==> flow/design.v <==
`timescale 10ns/1ns
module servo( input clk, input rst, output reg PWM, input [1:0]boton_cambiar_grados );
integer contador;
integer frecuencia;
integer auxContador;
reg C;
always@(posedge clk) begin
if (rst) begin
	PWM<=0;
	contador<=0;
end else begin
PWM<=~boton_cambiar_grados;
	auxContador=auxContador+1;
	if(boton_cambiar_grados==1)
		begin
				contador<= contador +1;                      
				if (contador< 75_000) 
				begin
					PWM <= 1;
				end
				else
				if (contador < 1_900_000)  
				begin
				PWM <= 0;
				end
	end			
	else if(boton_cambiar_grados==2)
		begin
				contador<= contador +1;                      
				if (contador<150_000)  
				begin
					PWM <= 1;
				end
				else
				if (contador < 1_850_000)  
				begin
				PWM <= 0;
				end
	end	
	else if(boton_cambiar_grados==3)
		begin
				contador<= contador +1;                      
				if (contador<240_000)	 
				begin
					PWM <= 1;
				end
				else
				if (contador < 1_800_000)  
				begin
				PWM <= 0;
				end
	end
	if(contador >=2_100_000)  
	begin
		contador <= 0;
	end			
end
end
 endmodule 
module ultrasonido1(input ultra, input clk, input rst, input echo, output reg done, output reg trigger, output reg [15:0] distance);
	parameter divH = 1000; 
	parameter divL = 2000;
	integer countF;
	integer countEcho;
	always @(posedge clk) begin 
		if (rst | ultra) 
		begin 
			countF <= 0;
			trigger <= 0;
		end 
		else 
		begin
			countF <= countF +1;  
			if (countF < divH+1)
				trigger <= 1;
			else
			if (countF < divL+1)
				trigger <= 0;
			else 
				countF <= 0;
		end
	end
	always @(posedge clk) begin
		if (rst) begin
			countEcho <= 0;
			done <= 0;
			distance <= 0;
		end
		else if (echo == 1) begin
			countEcho <= countEcho +1;
			done <= 0;
		end
		else
		begin
			if (echo == 0 & countEcho != 0)	
				distance <= (~countEcho*340)/2000000;
				countEcho <=0;
				done <= 1; 	
		end
	end
endmodule
`timescale 10ns/1ns
 module radar(  input clk, input rst, input echo, input [1:0] boton_cambiar_grados, output done, output trigger,
 output [15:0] distance, output PWM, input ultra);
 servo   servo( .clk (clk), .rst(rst), .PWM(PWM), .boton_cambiar_grados(boton_cambiar_grados));
 ultrasonido1 ultrasonido2( .ultra(ultra), .clk(clk), .rst(rst),  .echo(echo), .done(done), .trigger(trigger),.distance(distance));
 endmodule
# Tool chain data of radar
# What the tools print for radar, step after step.
# Lines are those of the file above, counted from 1.
# Not given: --
# design
top	radar
clk_port	clk
lib	sky130hd
corner	tt_025C_1v80

# Word-level counts
# Counts by Yosys on the flattened word-level netlist (proc, flatten, opt, wreduce; memories kept). Register bits leave out memories and registers merged into their read ports (data or address). Print and check cells are left out. Cells with the same type and inputs are merged into one.
# classes
addsub	3
multipliers	1
div_mod_pow	1
cmp	9
equal	3
n_shift	0
mux	17
bitwise	5
reduce_logical	6
# op_table
op	count
divider 32 x 22 -> 32 bit (second input constant)	1
multiplier 32 x 8 -> 30 bit (second input constant)	1
two-way mux 32 bit	5
adder 32 x 2 -> 32 bit (second input constant)	3
< comparator 32 x 22 -> 1 bit (second input constant)	3
< comparator 32 x 19 -> 1 bit (second input constant)	2
< comparator 32 x 11 -> 1 bit (second input constant)	1
< comparator 32 x 12 -> 1 bit (second input constant)	1
< comparator 32 x 18 -> 1 bit (second input constant)	1
>= comparator 32 x 23 -> 1 bit (second input constant)	1
NOT 32 bit	1
nonzero test 32 bit	1
two-way mux 1 bit	12
== test 2 bit (second input constant)	2
OR reduction 2 bit	2
nonzero test 3 bit	1
NOT 1 bit	2
== test 2 x 1 -> 1 bit (second input constant)	1
AND reduction 2 bit	1
nonzero test 2 bit	1
bitwise AND 1 bit	1
OR 1 bit	1
# bits
ff_bits	115
latch_bits	0
ramBits	0
mem_bits_ro	0
clocked_rd_ports_x_width	0
mem_count	0
input_bits	6
output_inout_bits	19

# Longest topological paths
# Yosys ltp: most cells in a row. Word level: on the elaborated netlist, between registers, memories and ports. Mapped: between sequential cells and ports; inverters and the memories' decode and read muxes count.
# depth
depth_word	6
ABC_AREA	1
ltp_mapped	137

# Synthesis result
# Yosys stat after the flow's synthesis: flattened, memories mapped to cells. It holds for the ABC_AREA given above (unset counts as 0); a run with the other value may have another netlist.
# Totals and module areas in this step are rounded.
# synth_totals
mapped_cells	3731
area_um2	22200
sequential_area_um2	2300
ff_cells	115
# by_type
cell	count	type_area_um2
sky130_fd_sc_hd__nand2_1	995	3.73E+03
sky130_fd_sc_hd__dfxtp_1	115	2.3E+03
sky130_fd_sc_hd__inv_1	530	1.99E+03
sky130_fd_sc_hd__nand3_1	392	1.96E+03
sky130_fd_sc_hd__nor2_1	392	1.47E+03
sky130_fd_sc_hd__ha_1	111	1.39E+03
sky130_fd_sc_hd__nand2_2	206	1.29E+03
sky130_fd_sc_hd__nand2_4	93	1.05E+03
sky130_fd_sc_hd__fa_1	46	920.883
sky130_fd_sc_hd__xor2_1	85	744.464
sky130_fd_sc_hd__nand3_2	49	490.47
sky130_fd_sc_hd__a21oi_1	97	485.466
sky130_fd_sc_hd__nand4_1	76	475.456
sky130_fd_sc_hd__nor2_2	69	431.664
sky130_fd_sc_hd__nor3_1	67	335.322
sky130_fd_sc_hd__o21ai_0	54	270.259
sky130_fd_sc_hd__inv_2	69	258.998
sky130_fd_sc_hd__nor2_4	22	247.738
# Other cell types: 50; their cells: 263.

# Worst setup path after synthesis
# Source: OpenSTA report_checks on the synthesized netlist (no wires, ideal clock, input and output delay 20% of the period each), path of least setup slack; recovery checks are left aside. Register names are those of the netlist, which keeps one name where synthesis merged equal registers.
# synth_path
path_type	register to register
startpoint	register ultrasonido2.countEcho[15]
endpoint	register ultrasonido2.distance[10]
period_ns	25.0
setup_ns	0.117
launch_ns	0.000
arrival_time_ns	14.037
required_time_ns	24.883
path_slack_ns	10.846
path_delay_ns	14.154
stages	123
n_path_buf	15
period_less_setup_slack_ns	14.154
# "path_delay_ns" is the arrival time less input delay plus setup time.
# "stages": output pins that drive a net of the path, with the launching flip-flop's if there is one; two outputs of one cell count as two.
# "period_less_setup_slack_ns" = period - worst setup slack (recovery checks aside). The figure is calculated, with input and output delays left at 20% of the set period.
# Between the ends stands the longest chain of elaborated cells between them, by number of cells; it is not shown to be the way that was timed. Of several equally long chains one is given.
# A line is the first line of the expression or statement that the cell stems from. Yosys adds cells for indexed reads and writes and turns some case tables into memories.
# At most two assigning lines are given for a register; there are more.
# synth_via
path_cell_list	sky130_fd_sc_hd__dfxtp_1 sky130_fd_sc_hd__inv_1 sky130_fd_sc_hd__ha_1 sky130_fd_sc_hd__ha_1 sky130_fd_sc_hd__fa_1 sky130_fd_sc_hd__inv_1 sky130_fd_sc_hd__fa_1 sky130_fd_sc_hd__inv_1 sky130_fd_sc_hd__ha_1 sky130_fd_sc_hd__nand2_2 sky130_fd_sc_hd__nor2_2 sky130_fd_sc_hd__clkinv_1 sky130_fd_sc_hd__nor3_1 sky130_fd_sc_hd__nand2_1 sky130_fd_sc_hd__nand3_1 sky130_fd_sc_hd__nand2_2 sky130_fd_sc_hd__nand2_4 sky130_fd_sc_hd__buf_12 [87 not listed] sky130_fd_sc_hd__nand2_2 sky130_fd_sc_hd__nand2_4 sky130_fd_sc_hd__buf_6 sky130_fd_sc_hd__nand2_2 sky130_fd_sc_hd__xor2_1 sky130_fd_sc_hd__nor2_1 sky130_fd_sc_hd__nand2_1 sky130_fd_sc_hd__nor2_2 sky130_fd_sc_hd__nand2_1 sky130_fd_sc_hd__inv_2 sky130_fd_sc_hd__ha_1 sky130_fd_sc_hd__nand3_1 sky130_fd_sc_hd__nor3_1 sky130_fd_sc_hd__a21oi_1 sky130_fd_sc_hd__nand2_1 sky130_fd_sc_hd__nand2_1 sky130_fd_sc_hd__o221ai_1 sky130_fd_sc_hd__inv_1
elab_chain_cells	3
cells_between	6
cone_lines	2
# synth_rtl
element	line_no	source
start: declaration	64	integer countEcho;
start: assignment	85	countEcho <= 0;
start: assignment	90	countEcho <= countEcho +1;
NOT 32 bit	96	distance <= (~countEcho*340)/2000000;
multiplier 32 x 8 -> 30 bit	96
divider 32 x 22 -> 32 bit	96
end: assignment	87	distance <= 0;
end: assignment	96
end: declaration	60	module ultrasonido1(input ultra, input clk, input rst, input echo, output reg done, output reg trigger, output ...

# Path in the finished layout
# From the final timing report of record 1: the path of least setup slack in the routed layout; clock arrival at registers is part of the times.
# layout_path
path_type	register to register
startpoint	register ultrasonido2.countEcho[6]
endpoint	register ultrasonido2.distance[8]
period_ns	29.1
setup_ns	0.14
launch_ns	0.42
arrival_time_ns	22.10
required_time_ns	29.38
path_slack_ns	7.28
stages	115
n_path_buf	0
# Between the ends stands the longest chain of elaborated cells between them, by number of cells; it is not shown to be the way that was timed. Of several equally long chains one is given.
# At most two assigning lines are given for a register; there are more.
# layout_via
path_cell_list	sky130_fd_sc_hd__dfxtp_1 sky130_fd_sc_hd__inv_1 sky130_fd_sc_hd__ha_1 sky130_fd_sc_hd__ha_1 sky130_fd_sc_hd__fa_1 sky130_fd_sc_hd__inv_1 sky130_fd_sc_hd__fa_1 sky130_fd_sc_hd__inv_1 sky130_fd_sc_hd__ha_1 sky130_fd_sc_hd__nand2_1 sky130_fd_sc_hd__inv_1 sky130_fd_sc_hd__nand3_1 sky130_fd_sc_hd__nand2_2 sky130_fd_sc_hd__nand2_2 sky130_fd_sc_hd__nand2_1 sky130_fd_sc_hd__nand2_1 sky130_fd_sc_hd__clkinv_1 sky130_fd_sc_hd__nor2_2 [79 not listed] sky130_fd_sc_hd__nor2_2 sky130_fd_sc_hd__nand2_2 sky130_fd_sc_hd__nand2_4 sky130_fd_sc_hd__inv_1 sky130_fd_sc_hd__nand2_1 sky130_fd_sc_hd__nand4_1 sky130_fd_sc_hd__nor2_1 sky130_fd_sc_hd__nand2_1 sky130_fd_sc_hd__nand2_1 sky130_fd_sc_hd__nand2_1 sky130_fd_sc_hd__inv_2 sky130_fd_sc_hd__ha_1 sky130_fd_sc_hd__nand3_1 sky130_fd_sc_hd__nor3_1 sky130_fd_sc_hd__inv_1 sky130_fd_sc_hd__nand2_1 sky130_fd_sc_hd__xor2_1 sky130_fd_sc_hd__a21oi_1
elab_chain_cells	3
cells_between	6
cone_lines	2
# layout_rtl
element	line_no	source
start: declaration	64	integer countEcho;
start: assignment	85	countEcho <= 0;
start: assignment	90	countEcho <= countEcho +1;
NOT 32 bit	96	distance <= (~countEcho*340)/2000000;
multiplier 32 x 8 -> 30 bit	96
divider 32 x 22 -> 32 bit	96
end: assignment	87	distance <= 0;
end: assignment	96
end: declaration	60	module ultrasonido1(input ultra, input clk, input rst, input echo, output reg done, output reg trigger, output ...

# Flow measurements of radar on sky130hd: 5 stored runs with different settings, listed in no order. Input and output delays are each 20% of the period that was set; the output load is 0.01 pF.
# "achieved_period_ns" means the clock period less the worst setup slack. The figure is calculated, with input and output delays left at 20% of the set period.
# "critical_path_time_ns" is the time allowed to the run's worst setup path (the clock period less input and output delay, where it has them) less its slack. Clock arrival times count: a late capture clock shortens it, a late launch clock lengthens it.
# The measured numbers are rounded.
# Settings: n/a = not set for that run.
stored run	ABC_AREA	CAP_MARGIN	CELL_PAD_IN_SITES_DETAIL_PLACEMENT	CELL_PAD_IN_SITES_GLOBAL_PLACEMENT	CORE_ASPECT_RATIO	CORE_MARGIN	CORE_UTILIZATION	CTS_CLUSTER_DIAMETER	CTS_CLUSTER_SIZE	GPL_ROUTABILITY_DRIVEN	GPL_TIMING_DRIVEN	MAX_ROUTING_LAYER	PLACE_DENSITY_LB_ADDON	SLEW_MARGIN	TNS_END_PERCENT	period_ns	MIN_ROUTING_LAYER	PLACE_DENSITY	SETUP_SLACK_MARGIN	yosys_chip_area_um2	die_area_um2	cell_area_final_um2	finish.utilization_frac	fin_ws_ns	tns_setup_ns	achieved_period_ns	critical_path_time_ns	worst_setup_path_type
record 1	1	10	2	1	1.34	8	28	331	36	1	1	met4	0.01	0	60	29.1	n/a	n/a	n/a	22200	88800	23800	0.302	7.28	0.000	21.818	21.82	register to register
record 2	n/a	10	n/a	1	1.34	2	28	331	36	0	1	met4	0.01	0	25	19.0	n/a	n/a	n/a	20300	74700	26300	0.366	0.779	0.000	18.221	18.22	register to register
record 3	1	20	n/a	3	n/a	6	21	n/a	n/a	0	n/a	n/a	n/a	20	n/a	34.0	met2	0.56	-1.84	22200	114000	24200	0.232	11.6	0.000	22.409	22.41	register to register
record 4	1	25	0	0	n/a	2	49	n/a	n/a	0	n/a	n/a	n/a	15	n/a	23.6	n/a	0.47	n/a	22200	47100	23200	0.514	3.16	0.000	20.436	20.44	register to register
record 5	n/a	20	n/a	1	1.78	2	32	331	n/a	0	0	met4	0.01	5	25	39.6	n/a	n/a	n/a	20300	65500	22100	0.352	16.0	0.000	23.647	23.65	register to register
